==> flow/design.v <==
module DCIM (
    input clk,
    input rst_n,
    input in_valid,
    input [127:0] in_data1,
    input [127:0] in_data2,
    input [127:0] in_data3,
    input [127:0] in_data4, 
    output reg out_valid,
    output reg [12:0] O1,
    output reg [12:0] O2,
    output reg [12:0] O3,
    output reg [12:0] O4
);
reg [127:0] in_data1_dff, in_data2_dff, in_data3_dff, in_data4_dff;
always @(posedge clk) begin
    in_data1_dff <= in_data1;
    in_data2_dff <= in_data2;
    in_data3_dff <= in_data3;
    in_data4_dff <= in_data4;
end
reg in_valid_dff, in_valid_d2, in_valid_d3, in_valid_d4, in_valid_d5, in_valid_d6, in_valid_d7, in_valid_d8;
reg [1:0] cnt;
always @(posedge clk or negedge rst_n) begin
    if (!rst_n) begin
        in_valid_dff <= 1'b0;
        in_valid_d2 <= 1'b0;
        in_valid_d3 <= 1'b0;
        in_valid_d4 <= 1'b0;
        in_valid_d5 <= 1'b0;
        in_valid_d6 <= 1'b0;
        in_valid_d7 <= 1'b0;
        in_valid_d8 <= 1'b0;
    end
    else begin
        in_valid_dff <= in_valid;
        in_valid_d2 <= in_valid_dff;
        in_valid_d3 <= in_valid_d2;
        in_valid_d4 <= in_valid_d3;
        in_valid_d5 <= in_valid_d4;
        in_valid_d6 <= in_valid_d5;
        in_valid_d7 <= in_valid_d6;
        in_valid_d8 <= in_valid_d7;
    end
end
reg [4:0] sum1_1 [0:15], sum2_1 [0:15], sum3_1 [0:15], sum4_1 [0:15];
reg [5:0] sum1_2 [0:7], sum2_2 [0:7], sum3_2 [0:7], sum4_2 [0:7];
reg [6:0] sum1_3 [0:3], sum2_3 [0:3], sum3_3 [0:3], sum4_3 [0:3];
reg [7:0] sum1_4 [0:1], sum2_4 [0:1], sum3_4 [0:1], sum4_4 [0:1];
reg [8:0] sum1_5, sum2_5, sum3_5, sum4_5;
generate
    genvar i_1;
    for (i_1 = 0; i_1 < 16; i_1 = i_1 + 1) begin
        always @(posedge clk) begin
            sum1_1[i_1] <= in_data1_dff[127-i_1*8:124-i_1*8] + in_data1_dff[123-i_1*8:120-i_1*8];
            sum2_1[i_1] <= in_data2_dff[127-i_1*8:124-i_1*8] + in_data2_dff[123-i_1*8:120-i_1*8];
            sum3_1[i_1] <= in_data3_dff[127-i_1*8:124-i_1*8] + in_data3_dff[123-i_1*8:120-i_1*8];
            sum4_1[i_1] <= in_data4_dff[127-i_1*8:124-i_1*8] + in_data4_dff[123-i_1*8:120-i_1*8];
        end
    end
endgenerate
generate
    genvar i_2;
    for (i_2 = 0; i_2 < 8; i_2 = i_2 + 1) begin
        always @(posedge clk) begin
            sum1_2[i_2] <= sum1_1[i_2*2] + sum1_1[i_2*2+1];
            sum2_2[i_2] <= sum2_1[i_2*2] + sum2_1[i_2*2+1];
            sum3_2[i_2] <= sum3_1[i_2*2] + sum3_1[i_2*2+1];
            sum4_2[i_2] <= sum4_1[i_2*2] + sum4_1[i_2*2+1];
        end
    end
endgenerate
generate
    genvar i_3;
    for (i_3 = 0; i_3 < 4; i_3 = i_3 + 1) begin
        always @(posedge clk) begin
            sum1_3[i_3] <= sum1_2[i_3*2] + sum1_2[i_3*2+1];
            sum2_3[i_3] <= sum2_2[i_3*2] + sum2_2[i_3*2+1];
            sum3_3[i_3] <= sum3_2[i_3*2] + sum3_2[i_3*2+1];
            sum4_3[i_3] <= sum4_2[i_3*2] + sum4_2[i_3*2+1];
        end
    end
endgenerate
generate
    genvar i_4;
    for (i_4 = 0; i_4 < 2; i_4 = i_4 + 1) begin
        always @(posedge clk) begin
            sum1_4[i_4] <= sum1_3[i_4*2] + sum1_3[i_4*2+1];
            sum2_4[i_4] <= sum2_3[i_4*2] + sum2_3[i_4*2+1];
            sum3_4[i_4] <= sum3_3[i_4*2] + sum3_3[i_4*2+1];
            sum4_4[i_4] <= sum4_3[i_4*2] + sum4_3[i_4*2+1];
        end
    end
endgenerate
always @(posedge clk) begin
    sum1_5 <= sum1_4[0] + sum1_4[1];
    sum2_5 <= sum2_4[0] + sum2_4[1];
    sum3_5 <= sum3_4[0] + sum3_4[1];
    sum4_5 <= sum4_4[0] + sum4_4[1];
end
always @(posedge clk or negedge rst_n) begin
    if (!rst_n) begin
        cnt <= 2'd0;
    end
    else begin
        if (in_valid_d6) begin
            cnt <= cnt + 1;
        end
    end
end
reg [12:0] sum1, sum2, sum3, sum4;
always @(posedge clk or negedge rst_n) begin
    if (!rst_n) begin
        sum1 <= 13'b0;
        sum2 <= 13'b0;
        sum3 <= 13'b0;
        sum4 <= 13'b0;
    end
    else begin
        if (in_valid_d6) begin
            if (~|cnt) begin
                sum1 <= sum1_5;
                sum2 <= sum2_5;
                sum3 <= sum3_5;
                sum4 <= sum4_5;
            end else begin
                sum1 <= {sum1[11:0], 1'b0} + sum1_5;
                sum2 <= {sum2[11:0], 1'b0} + sum2_5;
                sum3 <= {sum3[11:0], 1'b0} + sum3_5;
                sum4 <= {sum4[11:0], 1'b0} + sum4_5;
            end
        end
    end
end
always @(posedge clk or negedge rst_n) begin
    if (!rst_n) begin
        O1 <= 13'b0;
        O2 <= 13'b0;
        O3 <= 13'b0;
        O4 <= 13'b0;
    end
    else begin
        if (in_valid_d7 & ~|cnt) begin
            O1 <= sum1;
            O2 <= sum2;
            O3 <= sum3;
            O4 <= sum4;
        end 
        else begin
            O1 <= 13'b0;
            O2 <= 13'b0;
            O3 <= 13'b0;
            O4 <= 13'b0;
        end
    end
end
always @(posedge clk or negedge rst_n) begin
    if (!rst_n) begin
        out_valid <= 1'b0;
    end
    else begin
        if (in_valid_d7 & ~|cnt) begin
            out_valid <= 1'b1;
        end
        else begin
            out_valid <= 1'b0;
        end
    end
end
endmodule
From RTL to reports: DCIM. Tool output for the design above, in the order of the flow. Line numbers count from 1 in the design file above. Cell names lack the library's common part. A cell with - has no value.

Top: DCIM. Clock: clk. Standard-cell library: sky130hd. Corner: tt_025C_1v80.

After elaboration. Yosys after proc, flatten, opt, wreduce and memory -nomap, before mapping. Enables and synchronous resets that opt folds into registers are not counted as muxes. Print and check cells are not counted. Equal cells are merged and count once.

Under $add $sub $neg stands 129. Reduce/logical cells: 2. For bitwise operators the number is 1. For muxes and demuxes the number is 9.

Operator list (count): 4-bit by 4-bit adder with 5-bit output (64); 5-bit by 5-bit adder with 6-bit output (32); 6-bit by 6-bit adder with 7-bit output (16); 13-bit 2-to-1 mux (8); 7-bit by 7-bit adder with 8-bit output (8); 13-bit by 9-bit adder with 13-bit output (4); 8-bit by 8-bit adder with 9-bit output (4); 2-bit by 1-bit adder with 2-bit output (second input constant) (1); 2-bit OR reduction (1); 1-bit bitwise AND (1); 1-bit logical NOT (1); 1-bit 2-to-1 mux (1).

Under bits in registers stands 1350. Bits of input ports: 515. Cells after elaboration: 286.

Logic depth. Longest topological path by Yosys (ltp), each cell counted once; first at word level (registers and memories cut), then after technology mapping (sequential cells cut; the memories' decode and read muxes count).

Under depth in word-level cells stands 4. Under ABC_AREA stands 0. Under depth in mapped cells stands 8. Under mapped depth without buffers stands 8.

Synthesis result. Source: synth_stat.txt of the flow (Yosys; design flattened, memories mapped). It holds for the ABC_AREA given above (unset counts as 0); a run with the other value may have another netlist.

Cell types (count): dfxtp_1 (1236); ha_1 (633); dfrtp_1 (114); xnor2_1 (311); fa_1 (128); inv_1 (398); a21o_1 (191); a21oi_1 (250); nor2b_1 (122); nand2b_1 (115); o21ai_0 (142); xor2_1 (56); and3_1 (60); nor2_1 (53); nand2_1 (52); o21bai_1 (24); nor3_1 (22); a22o_1 (12).

Other cell types: 33; their cells: 201.

For flip-flop cells the number is 1350. The entry for cell area after synthesis reads 0.050257 mm^2. Cell count: 4120.

Timing after synthesis. OpenSTA on the mapped netlist: ideal clock, no wires. The path of least setup slack (recovery checks aside). Input and output delay are each 20% of the period. Register names are those of the netlist, which keeps one name where synthesis merged equal registers.

Path kind: reg2reg. From: register sum1[0]. To: register sum1[7]. The entry for data arrival time reads 1.921 ns. The figure for stages is 9. The figure for delay of the path is 2.052 ns. Under setup slack stands 0.348 ns. Under period stands 2.4 ns. For launch time at the first pin the number is 0.000 ns. Library setup time: 0.131 ns. Under period reached after synthesis stands 2.052 ns.

"delay of the path" = arrival - input delay + setup time. "stages": output pins that drive a net of the path, with the launching flip-flop's if there is one; two outputs of one cell count as two. "period reached after synthesis" is the clock period less the worst setup slack; recovery checks do not enter. This is arithmetic on one report: input and output delays are still those of the set period (20% each). The rows between start and end are the longest chain of elaborated cells between them; the timing report does not say that the signal goes this way. Where chains are equally long, one stands for them. Each line given opens the expression or statement behind the cell; cells for indexed reads and writes are added by Yosys, which also makes memories of some case tables. A register here has more assigning lines than the two given.

Cell sequence: dfrtp_1 -> ha_1 -> inv_1 -> fa_1 -> nor2b_1 -> o31a_1 -> o22ai_1 -> and4b_1 -> or3_1. The figure for length of the longest elaborated chain is 2. Under elaborated cells between the ends (all ways) stands 2. The entry for source lines of those cells reads 2.

RTL lines, path after synthesis: from (decl) (RTL line 111) `reg [12:0] sum1, sum2, sum3, sum4;`; from (assign) (RTL line 122) `sum1 <= sum1_5;`; from (assign) (RTL line 127) `sum1 <= {sum1[11:0], 1'b0} + sum1_5;`; 13-bit by 9-bit adder with 13-bit output (RTL line 127); 13-bit 2-to-1 mux (RTL line 121) `if (~|cnt) begin`; to (assign) (RTL line 122); to (assign) (RTL line 127); to (decl) (RTL line 111).

Worst path after layout. From the final timing report of run 1: the path of least setup slack in the routed layout; clock arrival at registers is part of the times.

Path kind: reg2reg. From: register sum1[0]. To: register sum1[7]. For launch time at the first pin the number is 0.74 ns. The entry for data arrival time reads 2.86 ns. Under period stands 2.4 ns. Library setup time: 0.12 ns. The figure for stages is 9. Under setup slack stands 0.16 ns.

The rows between start and end are the longest chain of elaborated cells between them; the timing report does not say that the signal goes this way. Where chains are equally long, one stands for them. A register here has more assigning lines than the two given.

Cell sequence: dfrtp_1 -> ha_2 -> inv_1 -> fa_1 -> nor2b_2 -> o31a_1 -> o22ai_2 -> and4b_1 -> or3_1. The figure for length of the longest elaborated chain is 2. Under elaborated cells between the ends (all ways) stands 2. The entry for source lines of those cells reads 2.

RTL lines, path post-layout: from (decl) (RTL line 111) `reg [12:0] sum1, sum2, sum3, sum4;`; from (assign) (RTL line 122) `sum1 <= sum1_5;`; from (assign) (RTL line 127) `sum1 <= {sum1[11:0], 1'b0} + sum1_5;`; 13-bit by 9-bit adder with 13-bit output (RTL line 127); 13-bit 2-to-1 mux (RTL line 121) `if (~|cnt) begin`; to (assign) (RTL line 122); to (assign) (RTL line 127); to (decl) (RTL line 111).

==> runs of DCIM <==
4 stored runs of DCIM in the flow (synthesis by Yosys, layout by OpenROAD, sky130hd cells), in arbitrary order. Constraints: input delay and output delay 20% of the set period each, output load 0.01 pF. "clock period reached" = clock period - worst setup slack. The figure is calculated, with input and output delays left at 20% of the set period. "worst path time" = time allowed to the worst setup path (clock period - input delay - output delay, where it has them) - its slack; a late launch clock adds to it, a late capture clock takes from it. "power" rests on the timing tool's default activity at the inputs, not on a simulated workload.

Files of run 1:
==> flow/run.sh <==
#!/bin/bash
# the make line also repeats the synthesis and layout settings of config.mk as NAME=value (left out here)
make -C /OpenROAD-flow-scripts/flow DESIGN_CONFIG=/design/flow/config.mk WORK_HOME=/design/flow/orfs CLKGATE_MAP_FILE= finish
==> flow/config.mk <==
export PLATFORM = sky130hd
export DESIGN_NAME = DCIM
export DESIGN_NICKNAME = DCIM
export VERILOG_FILES = /design/flow/design.v
export SDC_FILE = /design/flow/constraint.sdc
export NUM_CORES = 4
export LEC_CHECK = 0
export CAP_MARGIN = 20
export CORE_ASPECT_RATIO = 1.36
export CORE_MARGIN = 2
export CORE_UTILIZATION = 40
export HOLD_SLACK_MARGIN = 0.2
export SETUP_SLACK_MARGIN = 0.11
export SLEW_MARGIN = 20
export TNS_END_PERCENT = 90
==> flow/constraint.sdc <==
create_clock -name core_clock -period 2.4 [get_ports {clk}]
set_input_delay 0.4800 -clock core_clock [delete_from_list [all_inputs] [get_ports {clk}]]
set_output_delay 0.4800 -clock core_clock [all_outputs]
set_load 0.01 [all_outputs]

Results of run 1. The worst slack on setup checks reads 0.163 ns. For the standard-cell area after routing the run shows 0.0677375 mm^2. The Yosys chip area after synthesis stands at 0.050257 mm^2. The utilization in the final report stands at 0.543. The clock period reached comes to 2.237 ns. The power stands at 78.328 mW. The total negative setup slack is 0.000 ns. The measured worst path time is 2.24 ns. Kind of the worst setup path: reg2reg. The measured total die area is 0.128527 mm^2.

Files of run 2:
==> flow/run.sh <==
#!/bin/bash
# the make line also repeats the synthesis and layout settings of config.mk as NAME=value (left out here)
make -C /OpenROAD-flow-scripts/flow DESIGN_CONFIG=/design/flow/config.mk WORK_HOME=/design/flow/orfs CLKGATE_MAP_FILE= finish
==> flow/config.mk <==
export PLATFORM = sky130hd
export DESIGN_NAME = DCIM
export DESIGN_NICKNAME = DCIM
export VERILOG_FILES = /design/flow/design.v
export SDC_FILE = /design/flow/constraint.sdc
export NUM_CORES = 4
export LEC_CHECK = 0
export ABC_AREA = 0
export CAP_MARGIN = 25
export CORE_ASPECT_RATIO = 0.65
export CORE_MARGIN = 2
export CORE_UTILIZATION = 24
export CTS_CLUSTER_DIAMETER = 372
export GPL_TIMING_DRIVEN = 1
export SETUP_SLACK_MARGIN = 0.28
export SLEW_MARGIN = 20
==> flow/constraint.sdc <==
create_clock -name core_clock -period 2.06 [get_ports {clk}]
set_input_delay 0.4120 -clock core_clock [delete_from_list [all_inputs] [get_ports {clk}]]
set_output_delay 0.4120 -clock core_clock [all_outputs]
set_load 0.01 [all_outputs]

Results of run 2. The worst slack on setup checks reads 0.026 ns. For the standard-cell area after routing the run shows 0.0675585 mm^2. The Yosys chip area after synthesis stands at 0.050257 mm^2. The utilization in the final report stands at 0.324. The clock period reached comes to 2.034 ns. The power stands at 99.376 mW. The total negative setup slack is 0.000 ns. The measured worst path time is 2.03 ns. Kind of the worst setup path: reg2reg. The measured total die area is 0.213166 mm^2.

Files of run 3:
==> flow/run.sh <==
#!/bin/bash
# the make line also repeats the synthesis and layout settings of config.mk as NAME=value (left out here)
make -C /OpenROAD-flow-scripts/flow DESIGN_CONFIG=/design/flow/config.mk WORK_HOME=/design/flow/orfs CLKGATE_MAP_FILE= finish
==> flow/config.mk <==
export PLATFORM = sky130hd
export DESIGN_NAME = DCIM
export DESIGN_NICKNAME = DCIM
export VERILOG_FILES = /design/flow/design.v
export SDC_FILE = /design/flow/constraint.sdc
export NUM_CORES = 4
export LEC_CHECK = 0
export ABC_AREA = 0
export CAP_MARGIN = 20
export CELL_PAD_IN_SITES_DETAIL_PLACEMENT = 0
export CELL_PAD_IN_SITES_GLOBAL_PLACEMENT = 0
export CORE_MARGIN = 4
export CORE_UTILIZATION = 56
export CTS_CLUSTER_SIZE = 88
export GPL_ROUTABILITY_DRIVEN = 1
export MAX_ROUTING_LAYER = met5
export PLACE_DENSITY = 0.84
export SETUP_SLACK_MARGIN = 0.61
export SLEW_MARGIN = 20
export TNS_END_PERCENT = 60
==> flow/constraint.sdc <==
create_clock -name core_clock -period 3.55 [get_ports {clk}]
set_input_delay 0.7100 -clock core_clock [delete_from_list [all_inputs] [get_ports {clk}]]
set_output_delay 0.7100 -clock core_clock [all_outputs]
set_load 0.01 [all_outputs]

Results of run 3. The worst slack on setup checks reads 1.156 ns. For the standard-cell area after routing the run shows 0.0619932 mm^2. The Yosys chip area after synthesis stands at 0.050257 mm^2. The utilization in the final report stands at 0.699. The clock period reached comes to 2.394 ns. The power stands at 52.756 mW. The total negative setup slack is 0.000 ns. The measured worst path time is 1.68 ns. Kind of the worst setup path: reg2out. The measured total die area is 0.0946024 mm^2.

Files of run 4:
==> flow/run.sh <==
#!/bin/bash
# the make line also repeats the synthesis and layout settings of config.mk as NAME=value (left out here)
make -C /OpenROAD-flow-scripts/flow DESIGN_CONFIG=/design/flow/config.mk WORK_HOME=/design/flow/orfs CLKGATE_MAP_FILE= finish
==> flow/config.mk <==
export PLATFORM = sky130hd
export DESIGN_NAME = DCIM
export DESIGN_NICKNAME = DCIM
export VERILOG_FILES = /design/flow/design.v
export SDC_FILE = /design/flow/constraint.sdc
export NUM_CORES = 4
export LEC_CHECK = 0
export CAP_MARGIN = 20
export CELL_PAD_IN_SITES_GLOBAL_PLACEMENT = 3
export CORE_ASPECT_RATIO = 1.12
export CORE_MARGIN = 2
export CORE_UTILIZATION = 21
export CTS_CLUSTER_SIZE = 70
export GPL_ROUTABILITY_DRIVEN = 0
export MIN_ROUTING_LAYER = met2
export PLACE_DENSITY = 0.84
export SLEW_MARGIN = 20
==> flow/constraint.sdc <==
create_clock -name core_clock -period 3.62 [get_ports {clk}]
set_input_delay 0.7240 -clock core_clock [delete_from_list [all_inputs] [get_ports {clk}]]
set_output_delay 0.7240 -clock core_clock [all_outputs]
set_load 0.01 [all_outputs]

Results of run 4. The worst slack on setup checks reads 0.968 ns. For the standard-cell area after routing the run shows 0.0653264 mm^2. The Yosys chip area after synthesis stands at 0.050257 mm^2. The utilization in the final report stands at 0.274. The clock period reached comes to 2.652 ns. The power stands at 54.456 mW. The total negative setup slack is 0.000 ns. The measured worst path time is 1.93 ns. Kind of the worst setup path: reg2out. The measured total die area is 0.243252 mm^2.
